==> flow/design.v <==
module packet2emesh #(parameter AW = 32,    
		      parameter PW = 104)   
   (
    input [PW-1:0]  packet_in,
    output 	    write_in,    
    output [1:0]    datamode_in, 
    output [4:0]    ctrlmode_in, 
    output [AW-1:0] dstaddr_in,  
    output [AW-1:0] srcaddr_in,  
    output [AW-1:0] data_in  
    );
   generate
      if(PW==104)
	begin : p104
	   assign write_in           = packet_in[0];   
	   assign datamode_in[1:0]   = packet_in[2:1];   
	   assign ctrlmode_in[4:0]   = {1'b0,packet_in[6:3]};   
	   assign dstaddr_in[31:0]   = packet_in[39:8]; 	 
	   assign srcaddr_in[31:0]   = packet_in[103:72];  
	   assign data_in[31:0]      = packet_in[71:40]; 
	end
      else if(PW==136)
	begin : p136
	   assign write_in           = packet_in[0];
	   assign datamode_in[1:0]   = packet_in[2:1];  
	   assign ctrlmode_in[4:0]   = packet_in[7:3];
	   assign dstaddr_in[63:0]   = {packet_in[135:104],packet_in[39:8]}; 
	   assign srcaddr_in[63:0]   = {packet_in[71:40],packet_in[135:72]};
	   assign data_in[63:0]      = packet_in[103:40];
	end
      else if(PW==72)
	begin : p72
	   assign write_in           = packet_in[0];
	   assign datamode_in[1:0]   = packet_in[2:1];  
	   assign ctrlmode_in[4:0]   = packet_in[7:3];
	   assign dstaddr_in[31:0]   = packet_in[39:8]; 
	   assign data_in[31:0]      = packet_in[71:40];
	end
      else if(PW==40)
	begin : p40
	   assign write_in           = packet_in[0];
	   assign datamode_in[1:0]   = packet_in[2:1];  
	   assign ctrlmode_in[4:0]   = packet_in[7:3];
	   assign dstaddr_in[15:0]   = packet_in[23:8]; 
	   assign data_in[15:0]      = packet_in[39:24];
	end
      else
	begin : unknown
	end
   endgenerate
endmodule  
module emesh2packet #(parameter AW = 32,    
		      parameter PW = 104)   
   (
    input 	    write_out, 
    input [1:0]     datamode_out,
    input [4:0]     ctrlmode_out,
    input [AW-1:0]  dstaddr_out,
    input [AW-1:0]  data_out, 
    input [AW-1:0]  srcaddr_out, 
    output [PW-1:0] packet_out
    );
   assign packet_out[0]       = write_out;   
   assign packet_out[2:1]     = datamode_out[1:0];
   assign packet_out[7:3]     = ctrlmode_out[4:0];
   generate   
     if(PW==136)
	begin : p136
	   assign packet_out[39:8]    = dstaddr_out[31:0];
	   assign packet_out[71:40]   = data_out[31:0];     
	   assign packet_out[103:72]  = srcaddr_out[31:0];  
	   assign packet_out[135:104] = dstaddr_out[63:32];
	end
      else if(PW==104)
	begin : p104
	   assign packet_out[39:8]    = dstaddr_out[31:0];
	   assign packet_out[71:40]   = data_out[31:0];
	   assign packet_out[103:72]  = srcaddr_out[31:0];
	end
      else if(PW==72)
	begin : p72
	   assign packet_out[39:8]    = dstaddr_out[31:0];
	   assign packet_out[71:40]   = data_out[31:0];
	end
      else if(PW==40)
	begin : p40
	   assign packet_out[23:8]    = dstaddr_out[15:0];
	   assign packet_out[39:24]   = data_out[15:0];
	end
   endgenerate
endmodule  
module oh_dsync  #(parameter PS    = 2,         
		   parameter DELAY = 0         
		   )
   (
    input  clk,  
    input  nreset,  
    input  din,  
    output dout     
    );
   localparam ASIC = 0;   
   generate
      if(ASIC)	
	begin : g0
	   asic_dsync asic_dsync (.clk(clk),
				  .nreset(nreset),
				  .din(din),
				  .dout(dout));
	end
      else
	begin : g0
	   reg [PS:0]   sync_pipe; 
	   always @ (posedge clk or negedge nreset)		 
	     if(!nreset)
	       sync_pipe[PS:0] <= 1'b0;
	     else
	       sync_pipe[PS:0] <= {sync_pipe[PS-1:0],din};	      	      
	   assign dout = (DELAY & sync_pipe[PS]) |   
			 (~DELAY & sync_pipe[PS-1]);  
      	end 
   endgenerate
endmodule  
module oh_memory_ram  # (parameter DW    = 104,            
			 parameter DEPTH = 32,             
			 parameter AW    = $clog2(DEPTH)   
			 ) 
   ( 
    input 		rd_clk, 
    input 		rd_en,  
    input [AW-1:0] 	rd_addr,  
    output reg [DW-1:0] rd_dout,  
    input 		wr_clk, 
    input 		wr_en,  
    input [AW-1:0] 	wr_addr,  
    input [DW-1:0] 	wr_wem,  
    input [DW-1:0] 	wr_din  
    );
   reg [DW-1:0]        ram    [DEPTH-1:0];  
   integer 	       i;
   always @ (posedge rd_clk)
     if(rd_en)       
       rd_dout[DW-1:0] <= ram[rd_addr[AW-1:0]];
   always @(posedge wr_clk)    
     for (i=0;i<DW;i=i+1)
       if (wr_en & wr_wem[i]) 
         ram[wr_addr[AW-1:0]][i] <= wr_din[i];
endmodule  
module oh_memory_dp # (parameter DW    = 104,       
		       parameter DEPTH = 32,        
		       parameter PROJ  = "",        
		       parameter MCW   = 8,          
		       parameter AW    = $clog2(DEPTH)  
		       ) 
   ( 
    input 	    wr_clk,  
    input 	    wr_en,  
    input [DW-1:0]  wr_wem,  
    input [AW-1:0]  wr_addr, 
    input [DW-1:0]  wr_din,  
    input 	    rd_clk,  
    input 	    rd_en,  
    input [AW-1:0]  rd_addr, 
    output [DW-1:0] rd_dout, 
    input 	    shutdown,  
    input [MCW-1:0] memconfig,  
    input [MCW-1:0] memrepair,  
    input 	    bist_en,  
    input 	    bist_we,  
    input [DW-1:0]  bist_wem,  
    input [AW-1:0]  bist_addr,  
    input [DW-1:0]  bist_din   
    );
   localparam ASIC = 0;   
   generate
      if(ASIC)
	begin : asic
	   oh_memory_ram #(.DW(DW),
			   .DEPTH(DEPTH))	     
	   memory_dp ( 
		      .rd_dout	(rd_dout[DW-1:0]),
		      .rd_clk	(rd_clk),
		      .rd_en	(rd_en),
		      .rd_addr	(rd_addr[AW-1:0]),
		      .wr_en	(wr_en),
		      .wr_clk	(wr_clk),
		      .wr_addr	(wr_addr[AW-1:0]),
		      .wr_wem	(wr_wem[DW-1:0]),
		      .wr_din	(wr_din[DW-1:0]));
	end  
      else
	begin : generic
	   oh_memory_ram #(.DW(DW),
			   .DEPTH(DEPTH))	     
	   memory_dp ( 
		      .rd_dout	(rd_dout[DW-1:0]),
		      .rd_clk	(rd_clk),
		      .rd_en	(rd_en),
		      .rd_addr	(rd_addr[AW-1:0]),
		      .wr_en	(wr_en),
		      .wr_clk	(wr_clk),
		      .wr_addr	(wr_addr[AW-1:0]),
		      .wr_wem	(wr_wem[DW-1:0]),
		      .wr_din	(wr_din[DW-1:0]));
	end  
   endgenerate
endmodule  
module oh_fifo_sync #(parameter DW        = 104,       
		      parameter DEPTH     = 32,        
		      parameter PROG_FULL = (DEPTH/2), 
		      parameter AW = $clog2(DEPTH)     
		      ) 
(
   input 	       clk,  
   input 	       nreset,  
   input [DW-1:0]      din,  
   input 	       wr_en,  
   input 	       rd_en,  
   output [DW-1:0]     dout,  
   output 	       full,  
   output 	       prog_full,  
   output 	       empty,  
   output reg [AW-1:0] rd_count      
 );
   reg [AW-1:0]        wr_addr;
   reg [AW-1:0]        rd_addr;
   wire 	       fifo_read;
   wire 	       fifo_write;
   assign empty       = (rd_count[AW-1:0] == 0);   
   assign prog_full   = (rd_count[AW-1:0] >= PROG_FULL);   
   assign full        = (rd_count[AW-1:0] == (DEPTH-1));
   assign fifo_read   = rd_en & ~empty;
   assign fifo_write  = wr_en & ~full;
   always @ ( posedge clk or negedge nreset) 
     if(!nreset) 
       begin	   
          wr_addr[AW-1:0]   <= 'd0;
          rd_addr[AW-1:0]   <= 'b0;
          rd_count[AW-1:0]  <= 'b0;
       end 
     else if(fifo_write & fifo_read) 
       begin
	  wr_addr[AW-1:0] <= wr_addr[AW-1:0] + 'd1;
	  rd_addr[AW-1:0] <= rd_addr[AW-1:0] + 'd1;	      
       end 
     else if(fifo_write) 
       begin
	  wr_addr[AW-1:0] <= wr_addr[AW-1:0]  + 'd1;
	  rd_count[AW-1:0]<= rd_count[AW-1:0] + 'd1;	
       end 
     else if(fifo_read) 
       begin	      
          rd_addr[AW-1:0] <= rd_addr[AW-1:0]  + 'd1;
          rd_count[AW-1:0]<= rd_count[AW-1:0] - 'd1;
       end
   oh_memory_dp 
     #(.DW(DW),
       .DEPTH(DEPTH))
   mem ( 
	.rd_dout	(dout[DW-1:0]),
	.rd_clk		(clk),
	.rd_en		(fifo_read),
	.rd_addr	(rd_addr[AW-1:0]),
	.wr_clk		(clk),
	.wr_en		(fifo_write),
  	.wr_wem		({(DW){1'b1}}),
	.wr_addr	(wr_addr[AW-1:0]),
	.wr_din	        (din[DW-1:0]));
endmodule  
module emaxi( 
   wr_wait, rd_wait, rr_access, rr_packet, m_axi_awid, m_axi_awaddr,
   m_axi_awlen, m_axi_awsize, m_axi_awburst, m_axi_awlock,
   m_axi_awcache, m_axi_awprot, m_axi_awqos, m_axi_awvalid, m_axi_wid,
   m_axi_wdata, m_axi_wstrb, m_axi_wlast, m_axi_wvalid, m_axi_bready,
   m_axi_arid, m_axi_araddr, m_axi_arlen, m_axi_arsize, m_axi_arburst,
   m_axi_arlock, m_axi_arcache, m_axi_arprot, m_axi_arqos,
   m_axi_arvalid, m_axi_rready,
   wr_access, wr_packet, rd_access, rd_packet, rr_wait, m_axi_aclk,
   m_axi_aresetn, m_axi_awready, m_axi_wready, m_axi_bid, m_axi_bresp,
   m_axi_bvalid, m_axi_arready, m_axi_rid, m_axi_rdata, m_axi_rresp,
   m_axi_rlast, m_axi_rvalid
   );
   parameter M_IDW  = 12;
   parameter PW     = 104;
   parameter AW     = 32;
   parameter DW     = 32;
   input 	       wr_access;
   input [PW-1:0]      wr_packet;   
   output 	       wr_wait;
   input 	       rd_access;
   input [PW-1:0]      rd_packet;
   output 	       rd_wait;
   output 	       rr_access;
   output [PW-1:0]     rr_packet;
   input 	       rr_wait;
   input  	       m_axi_aclk;     
   input  	       m_axi_aresetn;  
   output [M_IDW-1:0]  m_axi_awid;     
   output [31 : 0]     m_axi_awaddr;   
   output [7 : 0]      m_axi_awlen;    
   output [2 : 0]      m_axi_awsize;   
   output [1 : 0]      m_axi_awburst;  
   output              m_axi_awlock;   
   output [3 : 0]      m_axi_awcache;  
   output [2 : 0]      m_axi_awprot;   
   output [3 : 0]      m_axi_awqos;    
   output 	       m_axi_awvalid;  
   input 	       m_axi_awready;  
   output [M_IDW-1:0]  m_axi_wid;     
   output [63 : 0]     m_axi_wdata;    
   output [7 : 0]      m_axi_wstrb;    
   output 	       m_axi_wlast;    
   output 	       m_axi_wvalid;   
   input 	       m_axi_wready;   
   input [M_IDW-1:0]   m_axi_bid;
   input [1 : 0]       m_axi_bresp;    
   input 	       m_axi_bvalid;   
   output 	       m_axi_bready;   
   output [M_IDW-1:0]  m_axi_arid;     
   output [31 : 0]     m_axi_araddr;   
   output [7 : 0]      m_axi_arlen;    
   output [2 : 0]      m_axi_arsize;   
   output [1 : 0]      m_axi_arburst;  
   output              m_axi_arlock;   
   output [3 : 0]      m_axi_arcache;  
   output [2 : 0]      m_axi_arprot;   
   output [3 : 0]      m_axi_arqos;    
   output 	       m_axi_arvalid;  
   input 	       m_axi_arready;  
   input [M_IDW-1:0]   m_axi_rid;      
   input [63 : 0]      m_axi_rdata;    
   input [1 : 0]       m_axi_rresp;    
   input 	       m_axi_rlast;    
   input 	       m_axi_rvalid;   
   output 	       m_axi_rready;   
   reg [31 : 0]        m_axi_awaddr;
   reg [7:0] 	       m_axi_awlen;
   reg [2:0] 	       m_axi_awsize;
   reg 		       m_axi_awvalid;
   reg [63 : 0]        m_axi_wdata;
   reg [63 : 0]        m_axi_rdata_reg;
   reg [7 : 0] 	       m_axi_wstrb;
   reg 		       m_axi_wlast;
   reg 		       m_axi_wvalid;
   reg 		       awvalid_b;
   reg [31:0] 	       awaddr_b;
   reg [2:0] 	       awsize_b;
   reg [7:0] 	       awlen_b;
   reg 		       wvalid_b;
   reg [63:0] 	       wdata_b;
   reg [7:0] 	       wstrb_b;
   reg [63 : 0]        wdata_aligned;
   reg [7 : 0] 	       wstrb_aligned;
   reg 		       rr_access;
   reg [31:0] 	       rr_data;
   reg [31:0] 	       rr_srcaddr;
   reg [3:0] 	       rr_datamode;
   reg [3:0] 	       rr_ctrlmode;
   reg [31:0] 	       rr_dstaddr;
   reg [63:0] 	       m_axi_rdata_fifo;
   reg 		       rr_access_fifo;
   wire 	       aw_go;
   wire 	       w_go;
   wire 	       readinfo_wren;
   wire 	       readinfo_full;
   wire [40:0] 	       readinfo_out;
   wire [40:0] 	       readinfo_in;
   wire 	       awvalid_in;
   wire [1:0] 	       wr_datamode;
   wire [AW-1:0]       wr_dstaddr;
   wire [DW-1:0]       wr_data;
   wire [AW-1:0]       wr_srcaddr;
   wire [1:0] 	       rd_datamode;
   wire [4:0] 	       rd_ctrlmode;
   wire [AW-1:0]       rd_dstaddr;
   wire [AW-1:0]       rd_srcaddr;
   wire [1:0] 	       rr_datamode_fifo;
   wire [3:0] 	       rr_ctrlmode_fifo;
   wire [31:0] 	       rr_dstaddr_fifo;
   wire [2:0] 	       rr_alignaddr_fifo;
   wire [103:0]        packet_out;   
   wire 	       fifo_prog_full;
   wire 	       fifo_full;   	
   wire 	       fifo_rd_en;
   wire 	       fifo_wr_en;
   packet2emesh p2e_rxwr (
			  .write_in		(),
			  .datamode_in		(wr_datamode[1:0]),
			  .ctrlmode_in		(),
			  .dstaddr_in		(wr_dstaddr[AW-1:0]),
			  .data_in		(wr_data[DW-1:0]),
			  .srcaddr_in		(wr_srcaddr[AW-1:0]),
			  .packet_in		(wr_packet[PW-1:0])
			  );
   packet2emesh p2e_rxrd (
			  .write_in		(),
			  .datamode_in		(rd_datamode[1:0]),
			  .ctrlmode_in		(rd_ctrlmode[4:0]),
			  .dstaddr_in		(rd_dstaddr[AW-1:0]),
			  .data_in		(),
			  .srcaddr_in		(rd_srcaddr[AW-1:0]),
			  .packet_in		(rd_packet[PW-1:0])
			  );
   emesh2packet e2p (
		     .packet_out	(rr_packet[PW-1:0]),
		     .write_out		(1'b1),
		     .datamode_out	(rr_datamode[1:0]),
		     .ctrlmode_out	({1'b0,rr_ctrlmode[3:0]}),
		     .dstaddr_out	(rr_dstaddr[AW-1:0]),
		     .data_out		(rr_data[DW-1:0]),
		     .srcaddr_out	(rr_srcaddr[AW-1:0])
		     );
   assign m_axi_awid[M_IDW-1:0]  = {(M_IDW){1'b0}};
   assign m_axi_awburst[1:0]	= 2'b01;  
   assign m_axi_awcache[3:0]	= 4'b0000;  
   assign m_axi_awprot[2:0]	= 3'b000;
   assign m_axi_awqos[3:0]	= 4'b0000;
   assign m_axi_awlock          = 1'b0;
   assign m_axi_arid[M_IDW-1:0] = {(M_IDW){1'b0}};
   assign m_axi_arburst[1:0]	= 2'b01;  
   assign m_axi_arcache[3:0]	= 4'b0000;
   assign m_axi_arprot[2:0]	= 3'h0;
   assign m_axi_arqos[3:0]	= 4'h0;
   assign m_axi_arlock          = 1'b0;
   assign m_axi_bready    	= 1'b1; 
   assign m_axi_wid[M_IDW-1:0]  = {(M_IDW){1'b0}};
   assign aw_go       = m_axi_awvalid & m_axi_awready;
   assign w_go        = m_axi_wvalid  & m_axi_wready;
   assign wr_wait     = awvalid_b | wvalid_b;
   assign awvalid_in  = wr_access & ~awvalid_b & ~wvalid_b;
   always @( posedge m_axi_aclk )     
     if(!m_axi_aresetn) 
       begin
          m_axi_awvalid      <= 1'b0;
          m_axi_awaddr[31:0] <= 32'd0;
          m_axi_awlen[7:0]   <= 8'd0;
          m_axi_awsize[2:0]  <= 3'd0;	  
          awvalid_b          <= 1'b0;
          awaddr_b           <= 'd0;
          awlen_b[7:0]       <= 'd0;
          awsize_b[2:0]      <= 'd0;
       end 
     else 
       begin
          if( ~m_axi_awvalid | aw_go ) 
	    begin
               if( awvalid_b ) 
		 begin
		    m_axi_awvalid       <= 1'b1;
		    m_axi_awaddr[31:0]  <= awaddr_b[31:0];
		    m_axi_awlen[7:0]    <= awlen_b[7:0];
		    m_axi_awsize[2:0]   <= awsize_b[2:0];
		 end 
	      else 
		begin
		   m_axi_awvalid       <= awvalid_in;
		   m_axi_awaddr[31:0]  <= wr_dstaddr[31:0];
		   m_axi_awlen[7:0]    <= 8'b0;
		   m_axi_awsize[2:0]   <= { 1'b0, wr_datamode[1:0]};
		end
	    end
          if( awvalid_in & m_axi_awvalid & ~aw_go )
            awvalid_b <= 1'b1;
          else if( aw_go )
            awvalid_b <= 1'b0;
         if( awvalid_in )
	   begin
              awaddr_b[31:0]  <= wr_dstaddr[31:0];
              awlen_b[7:0]    <= 8'b0;
              awsize_b[2:0]   <= { 1'b0, wr_datamode[1:0] };
         end        
       end  
   always @*
     case( wr_datamode[1:0] )        
       2'b00:    wdata_aligned[63:0] = { 8{wr_data[7:0]}};
       2'b01:    wdata_aligned[63:0] = { 4{wr_data[15:0]}};
       2'b10:    wdata_aligned[63:0] = { 2{wr_data[31:0]}};
       default: wdata_aligned[63:0]  = { wr_srcaddr[31:0], wr_data[31:0]};
     endcase
   always @*
     begin
	case(wr_datamode[1:0])
          2'd0:  
            case(wr_dstaddr[2:0])
              3'd0:    wstrb_aligned[7:0] = 8'h01;
              3'd1:    wstrb_aligned[7:0] = 8'h02;
              3'd2:    wstrb_aligned[7:0] = 8'h04;
              3'd3:    wstrb_aligned[7:0] = 8'h08;
              3'd4:    wstrb_aligned[7:0] = 8'h10;
              3'd5:    wstrb_aligned[7:0] = 8'h20;
              3'd6:    wstrb_aligned[7:0] = 8'h40;
              default: wstrb_aligned[7:0] = 8'h80;
            endcase
          2'd1:  
            case(wr_dstaddr[2:1])
              2'd0:    wstrb_aligned[7:0] = 8'h03;
              2'd1:    wstrb_aligned[7:0] = 8'h0c;
              2'd2:    wstrb_aligned[7:0] = 8'h30;
              default: wstrb_aligned[7:0] = 8'hc0;
            endcase
          2'd2:  
            if(wr_dstaddr[2])
	      wstrb_aligned[7:0] = 8'hf0;
            else
	      wstrb_aligned[7:0] = 8'h0f;
	  2'd3: 
	    wstrb_aligned[7:0] = 8'hff;
	endcase  
     end  
   always @ (posedge m_axi_aclk )
     if(~m_axi_aresetn) 
       begin	  
	  m_axi_wvalid      <= 1'b0;
          m_axi_wdata[63:0] <= 64'b0;
          m_axi_wstrb[7:0]  <= 8'b0;
          m_axi_wlast       <= 1'b1;  
          wvalid_b          <= 1'b0;
          wdata_b[63:0]     <= 64'b0;
          wstrb_b[7:0]      <= 8'b0;         
       end 
     else 
       begin
          if( ~m_axi_wvalid | w_go ) 
	    begin
            if( wvalid_b ) 
	      begin
		 m_axi_wvalid       <= 1'b1;
		 m_axi_wdata[63:0]  <= wdata_b[63:0];
		 m_axi_wstrb[7:0]   <= wstrb_b[7:0];
              end 
	    else 
	      begin
		 m_axi_wvalid       <= awvalid_in;
		 m_axi_wdata[63:0]  <= wdata_aligned[63:0];
		 m_axi_wstrb[7:0]   <= wstrb_aligned[7:0];
              end
            end  
         if( wr_access & m_axi_wvalid & ~w_go )
           wvalid_b <= 1'b1;
         else if( w_go )
           wvalid_b <= 1'b0;
          if( awvalid_in ) 
	    begin
               wdata_b[63:0] <= wdata_aligned[63:0];
               wstrb_b[7:0]  <= wstrb_aligned[7:0];
            end
       end  
   assign  readinfo_in[40:0] = {rd_srcaddr[31:0], 
				rd_dstaddr[2:0],  
				rd_ctrlmode[3:0], 
				rd_datamode[1:0]  
				};
   wire sync_nreset;   
   oh_dsync dsync(.dout	(sync_nreset),
	       .clk	(m_axi_aclk),
	       .nreset       (1'b1),
	       .din	(m_axi_aresetn)
	       );
   oh_fifo_sync #(.DW(104), 
		   .DEPTH(32)) 
   fifo_async (.full		(fifo_full),
	       .prog_full	(fifo_prog_full),
	       .dout		(packet_out[103:0]),
	       .empty		(),
	       .nreset		(sync_nreset),
	       .clk	        (m_axi_aclk),
	       .wr_en		(fifo_wr_en),
	       .din		({63'b0,readinfo_in[40:0]}),
	       .rd_en		(fifo_rd_en)
	       ); 
   assign  rr_datamode_fifo[1:0]  = packet_out[1:0];
   assign  rr_ctrlmode_fifo[3:0]  = packet_out[5:2];
   assign  rr_alignaddr_fifo[2:0] = packet_out[8:6];
   assign  rr_dstaddr_fifo[31:0]  = packet_out[40:9];
   assign    m_axi_araddr[31:0]   = rd_dstaddr[31:0];
   assign    m_axi_arsize[2:0]    = {1'b0, rd_datamode[1:0]};
   assign    m_axi_arlen[7:0]     = 8'd0;  
   assign    m_axi_arvalid        = rd_access & ~fifo_prog_full;  
   assign    fifo_wr_en           = m_axi_arvalid & m_axi_arready ;
   assign    rd_wait              = ~m_axi_arready | fifo_prog_full; 
   assign    fifo_rd_en           =  m_axi_rvalid & m_axi_rready; 
   assign    m_axi_rready         = ~rr_wait;  
   always @ (posedge m_axi_aclk)
     if(!m_axi_aresetn) 
       begin
	  rr_access_fifo  <= 1'b0;	  
	  rr_access       <= 1'b0;	  
       end
     else	 
       begin
	  rr_access_fifo   <= fifo_rd_en;
	  rr_access        <= rr_access_fifo;	  
       end
   always @ (posedge m_axi_aclk)    
     begin	  
	m_axi_rdata_fifo[63:0] <= m_axi_rdata[63:0];      	  
	rr_datamode[1:0]       <= rr_datamode_fifo[1:0];
	rr_ctrlmode[3:0]       <= rr_ctrlmode_fifo[3:0];
	rr_dstaddr[31:0]       <= rr_dstaddr_fifo[31:0];	  
	case(rr_datamode_fifo[1:0]) 
          2'd0:   
            case(rr_alignaddr_fifo[2:0])
	      3'd0:     rr_data[31:0] <= {24'b0,m_axi_rdata_fifo[7:0]};
	      3'd1:     rr_data[31:0] <= {24'b0,m_axi_rdata_fifo[15:8]};
	      3'd2:     rr_data[31:0] <= {24'b0,m_axi_rdata_fifo[23:16]};
	      3'd3:     rr_data[31:0] <= {24'b0,m_axi_rdata_fifo[31:24]};
	      3'd4:     rr_data[31:0] <= {24'b0,m_axi_rdata_fifo[39:32]};
	      3'd5:     rr_data[31:0] <= {24'b0,m_axi_rdata_fifo[47:40]};
	      3'd6:     rr_data[31:0] <= {24'b0,m_axi_rdata_fifo[55:48]};
	      3'd7:     rr_data[31:0] <= {24'b0,m_axi_rdata_fifo[63:56]};
	      default:  rr_data[31:0] <= {24'b0,m_axi_rdata_fifo[7:0]};
            endcase	    
          2'd1:   
            case(rr_alignaddr_fifo[2:1])
	      2'd0:    rr_data[31:0] <= {16'b0,m_axi_rdata_fifo[15:0]};
	      2'd1:    rr_data[31:0] <= {16'b0,m_axi_rdata_fifo[31:16]};
	      2'd2:    rr_data[31:0] <= {16'b0,m_axi_rdata_fifo[47:32]};
	      2'd3:    rr_data[31:0] <= {16'b0,m_axi_rdata_fifo[63:48]};
	      default: rr_data[31:0] <= {16'b0,m_axi_rdata_fifo[15:0]};
            endcase
          2'd2:   
	    begin
               if(rr_alignaddr_fifo[2])
		 rr_data[31:0] <= m_axi_rdata_fifo[63:32];
               else
		 rr_data[31:0] <= m_axi_rdata_fifo[31:0];
	    end
          2'd3: 
	    begin  
	       rr_data[31:0]     <= m_axi_rdata_fifo[31:0];
	       rr_srcaddr[31:0]  <= m_axi_rdata_fifo[63:32];
            end
        endcase         
     end  
endmodule  
# From RTL to reports: emaxi
# Tool output for the design above before and after an edit, in the order of the flow.
# "before" refers to lines of the RTL above, "after" to lines of the edited file.
# "change": "after" minus "before" as printed here. "change_rel_pct": 100 x difference / "before".
# Library cell names are shortened.
# The mark -- stands for no value.
# setup
top	emaxi
clock_port	m_axi_aclk
cell_library	sky130hd
pvt_corner	tt_025C_1v80

# Edit of the RTL
# Unified diff, file above to edited file.
# A script made this edit. It changes what the design does and was not meant as an optimisation.
# begin of diff
@@ -275,5 +275,5 @@
    m_axi_arlock, m_axi_arcache, m_axi_arprot, m_axi_arqos,
    m_axi_arvalid, m_axi_rready,
-   wr_access, wr_packet, rd_access, rd_packet, rr_wait, m_axi_aclk,
+   wr_access, wr_packet_i, rd_access, rd_packet, rr_wait, m_axi_aclk,
    m_axi_aresetn, m_axi_awready, m_axi_wready, m_axi_bid, m_axi_bresp,
    m_axi_bvalid, m_axi_arready, m_axi_rid, m_axi_rdata, m_axi_rresp,
@@ -285,5 +285,5 @@
    parameter DW     = 32;
    input 	       wr_access;
-   input [PW-1:0]      wr_packet;   
+   input [PW-1:0]      wr_packet_i;   
    output 	       wr_wait;
    input 	       rd_access;
@@ -333,4 +333,6 @@
    input 	       m_axi_rvalid;   
    output 	       m_axi_rready;   
+   reg [PW-1:0] wr_packet;
+   always @(posedge m_axi_aclk) wr_packet <= wr_packet_i;
    reg [31 : 0]        m_axi_awaddr;
    reg [7:0] 	       m_axi_awlen;
# end of diff

# Elaborated design
# Source: Yosys, flattened and elaborated, memories not mapped. Widths are those after wreduce. Registers that Yosys merges into a memory's read port (data or address) are not register bits. Print and check cells do not count. Equal cells are merged and count once.
# Memory sizes are those after Yosys's memory passes, which may raise the word count (mostly to a power of two), join words into wider ones and drop unused or constant bits.
# word_totals
element	before	after	change	change_rel_pct
output_inout_bits	335	335	0	0.00
n_memories	1	1	0	0.00
regBits	401	505	104	25.94
ram_bits	3328	3328	0	0.00
clocked_rd_ports_x_width	104	104	0	0.00
input_bits	311	311	0	0.00
# classes
element	before	after	change	change_rel_pct
n_addsub	4	4	0	0.00
compare	1	1	0	0.00
equal	26	26	0	0.00
mux	131	131	0	0.00
n_reduce_logical	14	14	0	0.00
logic	30	30	0	0.00
# mem_list
element	before	after
memory_list	fifo_async.mem.generic.memory_dp.ram 32x104 r1 w1	fifo_async.mem.generic.memory_dp.ram 32x104 r1 w1
# ops
operator	before	after	change	change_rel_pct
two-way mux 104 bit	104	104	0	0.00
AND 1 bit	14	14	0	0.00
inverter 1 bit	12	12	0	0.00
== test 2 bit (second input constant)	7	7	0	0.00
== test 3 bit (second input constant)	7	7	0	0.00
two-way mux 1 bit	7	7	0	0.00
two-way mux 5 bit	7	7	0	0.00
nonzero test 2 bit	5	5	0	0.00
== test 2 x 1 -> 1 bit (second input constant)	4	4	0	0.00
== test 3 x 2 -> 1 bit (second input constant)	4	4	0	0.00
logical NOT 2 bit	4	4	0	0.00
OR 1 bit	4	4	0	0.00
adder 5 x 1 -> 5 bit (second input constant)	3	3	0	0.00
== test 3 x 1 -> 1 bit (second input constant)	2	2	0	0.00
logical NOT 3 bit	2	2	0	0.00
two-way mux 32 bit	2	2	0	0.00
two-way mux 8 bit	2	2	0	0.00
parallel mux 32 bit (select 4 bit)	2	2	0	0.00
AND reduction 2 bit	2	2	0	0.00
== test 5 bit (second input constant)	1	1	0	0.00
greater-or-equal comparator 5 bit (second input constant)	1	1	0	0.00
logical NOT 5 bit	1	1	0	0.00
two-way mux 2 bit	1	1	0	0.00
two-way mux 64 bit	1	1	0	0.00
!= test 2 bit (second input constant)	1	1	0	0.00
parallel mux 32 bit (select 8 bit)	1	1	0	0.00
parallel mux 64 bit (select 3 bit)	1	1	0	0.00
parallel mux 8 bit (select 3 bit)	1	1	0	0.00
# The list need not be complete.

# Depth
# Longest topological path by Yosys (ltp), each cell counted once; first at word level (registers and memories cut), then after technology mapping (sequential cells cut; the memories' decode and read muxes count).
# depth
element	before	after	change	change_rel_pct
word_depth	8	8	0	0.00
abc_area	0	0	--	--
ltp_mapped	9	9	0	0.00

# Mapped cells and area
# Source: synth_stat.txt of the flow (Yosys; design flattened, memories mapped). It holds for the ABC_AREA given above (unset counts as 0); a run with the other value may have another netlist.
# synth_totals
element	before	after	change	change_rel_pct
n_buf	385	376	-9	-2.34
ff_cells	1754	1852	98	5.59
yosys_area_um2	67478.5	69317.7	1839.2	2.73
cell_count	4217	4121	-96	-2.28
seq_area_um2	49052.0	51013.9	1961.9	4.00
# by_type
type	before	after	change	change_rel_pct
a22oi_1	190	54	-136	-71.58
mux2i_1	422	320	-102	-24.17
dfxtp_1	354	452	98	27.68
nor2b_1	118	23	-95	-80.51
nand3_1	96	8	-88	-91.67
mux4_2	170	248	78	45.88
a211oi_1	86	158	72	83.72
o22ai_1	10	52	42	420.00
nand4_1	44	3	-41	-93.18
o221ai_1	2	42	40	2000.00
nand2_1	245	269	24	9.80
nor2_1	171	195	24	14.04
a21oi_1	277	256	-21	-7.58
o21ai_0	82	99	17	20.73
a211oi_2	0	17	17	--
buf_2	86	71	-15	-17.44
clkbuf_1	134	122	-12	-8.96
a221oi_1	14	2	-12	-85.71
# The list need not be complete.
# The figures by module come from a second, unflattened synthesis with its own total; it is not the netlist above.
# unflattened
element	before	after	change	change_rel_pct
hier_cells	12174	12278	104	0.85
area_unflattened_um2	163379.2	165468.7	2089.5	1.28
# Rows give one instance, submodules left out.
# modules_before
module	n_cells	area_um2	n_inst	seq_area_um2
oh_memory_ram	10174	144896.5	1	103058.8
emaxi	1601	15218.3	1	8007.7
packet2emesh	105	784.5	2	0.0
oh_fifo_sync	83	864.6	1	375.4
emesh2packet	104	780.7	1	0.0
oh_dsync	2	50.0	1	50.0
oh_memory_dp	0	0.0	1	0.0
# modules_after
module	n_cells	area_um2	n_inst	seq_area_um2
oh_memory_ram	10174	144896.5	1	103058.8
emaxi	1705	17307.8	1	10089.7
packet2emesh	105	784.5	2	0.0
oh_fifo_sync	83	864.6	1	375.4
emesh2packet	104	780.7	1	0.0
oh_dsync	2	50.0	1	50.0
oh_memory_dp	0	0.0	1	0.0

# Path before layout
# Path of least setup slack by OpenSTA after synthesis, without wires, with an ideal clock, recovery checks aside; 20% of the period is set as input and as output delay. Where synthesis merged equal registers, the netlist keeps one of their names.
# synth_path
element	before	after	change	change_rel_pct
kind	input port to flip-flop	input port to flip-flop	--	--
startpoint	input port rd_access	input port rd_access	--	--
endpoint	memory fifo_async.mem.generic.memory_dp.ram[31][0]	memory fifo_async.mem.generic.memory_dp.ram[31][0]	--	--
setup_ns	0.440	0.440	0.000	--
t_arrival_ns	3.675	3.675	0.000	0.00
path_stages	6	6	0	0.00
t_required_ns	4.560	4.560	0.000	0.00
input_delay_ns	1.000	1.000	0.000	0.00
period_ns	5.0	5.0	0.0	0.00
launch_ns	1.000	1.000	0.000	0.00
delay_ns	3.115	3.115	0.000	0.00
slack_ns	0.885	0.885	0.000	--
period_less_setup_slack_ns	4.115	4.115	0.000	0.00
# "delay_ns" = arrival - input delay + setup time.
# "path_stages": output pins that drive a net of the path, with the launching flip-flop's if there is one; two outputs of one cell count as two.
# "period_less_setup_slack_ns" = period - worst setup slack (recovery checks aside). The figure is calculated, with input and output delays left at 20% of the set period.
# synth_via_before
cell_sequence	nor2b_1 -> nand2_1 -> inv_2 -> nand2_1 -> clkbuf_1 -> nor2_1
# synth_lines_before
element	line	text
start: declaration	289	input rd_access;
end: declaration	138	reg [DW-1:0]        ram    [DEPTH-1:0];
# before: Chain of elaborated cells between the ends: none given.
# synth_via_after
cell_sequence	nor2b_1 -> nand2_1 -> inv_2 -> nand2_1 -> clkbuf_1 -> nor2_1
# synth_lines_after
element	line	text
start: declaration	289	input rd_access;
end: declaration	138	reg [DW-1:0]        ram    [DEPTH-1:0];
# after: Chain of elaborated cells between the ends: none given.

# Timing after layout
# Path of least setup slack in the final report of each run of set A (OpenROAD, finished layout, wires in). Where an end is a register, its clock arrival counts in the times.
# layout_path
element	before	after	change	change_rel_pct
kind	input port to output port	input port to output port	--	--
startpoint	input port rd_packet[1]	input port rd_packet[8]	--	--
endpoint	output port m_axi_arsize[0]	output port m_axi_araddr[0]	--	--
input_delay_ns	1.00	1.00	0.00	0.00
path_stages	3	3	0	0.00
period_ns	5.0	5.0	0.0	0.00
t_required_ns	4.00	4.00	0.00	0.00
launch_ns	1.00	1.00	0.00	0.00
out_delay_ns	1.00	1.00	0.00	0.00
t_arrival_ns	2.61	2.39	-0.22	-8.43
slack_ns	1.39	1.61	0.22	--
# layout_via_before
cell_sequence	clkdlybuf4s50_1 -> buf_4 -> clkdlybuf4s50_1
elab_chain_cells	0
cells_between	0
lines_between	0
# layout_lines_before
element	line	text
start: declaration	290	input [PW-1:0]      rd_packet;
end: declaration	321	output [2 : 0]      m_axi_arsize;
# layout_via_after
cell_sequence	clkdlybuf4s50_1 -> buf_4 -> clkdlybuf4s50_1
elab_chain_cells	0
cells_between	0
lines_between	0
# layout_lines_after
element	line	text
start: declaration	290	input [PW-1:0]      rd_packet;
end: declaration	319	output [31 : 0]     m_axi_araddr;

# Layout results
# Both versions went through the flow (Yosys, OpenROAD) with the same settings in each pair. Constraints: input delay and output delay 20% of the set period each, output load 0.01 pF.
# settings_set_A
CORE_UTILIZATION	40
period_ns	5.0
CAP_MARGIN	20
CORE_MARGIN	2
SLEW_MARGIN	20
# results_set_A
element	before	after	change	change_rel_pct
ws_setup_ns	1.395	1.607	0.212	--
post_route_util_frac	0.479	0.479	0.000	--
setup_tns_ns	0.000	0.000	0.000	--
yosys.chip_area_um2	67478.5	69317.7	1839.2	2.73
final_power_mw	40.630	42.179	1.549	3.81
achievedPeriod_ns	3.605	3.393	-0.212	-5.88
design_die_area_um2	171997.0	176639.0	4642.0	2.70
post_route_stdcell_area_um2	80213.2	82362.7	2149.5	2.68
# settings_set_B
CORE_MARGIN	7
CORE_UTILIZATION	55
CTS_CLUSTER_SIZE	16
PLACE_DENSITY_LB_ADDON	0.11
SETUP_SLACK_MARGIN	-0.01
TNS_END_PERCENT	15
period_ns	2.11
CAP_MARGIN	20
SLEW_MARGIN	20
# results_set_B
element	before	after	change	change_rel_pct
ws_setup_ns	-0.140	-0.222	-0.082	--
post_route_util_frac	0.688	0.69	0.002	--
setup_tns_ns	-2.136	-4.808	-2.672	--
yosys.chip_area_um2	67478.5	69317.7	1839.2	2.73
final_power_mw	101.852	105.935	4.083	4.01
achievedPeriod_ns	2.250	2.332	0.082	3.64
design_die_area_um2	132693.0	136168.0	3475.0	2.62
post_route_stdcell_area_um2	83760.3	86381.6	2621.3	3.13
ws_hold_ns	0.081	0.062	-0.019	--
# "achievedPeriod_ns" is the run's clock period less its worst setup slack. It is reckoned from that one timing run; input and output delays stay at 20% of the period that was set.
# "final_power_mw" rests on the timing tool's default activity at the inputs, not on a simulated workload.
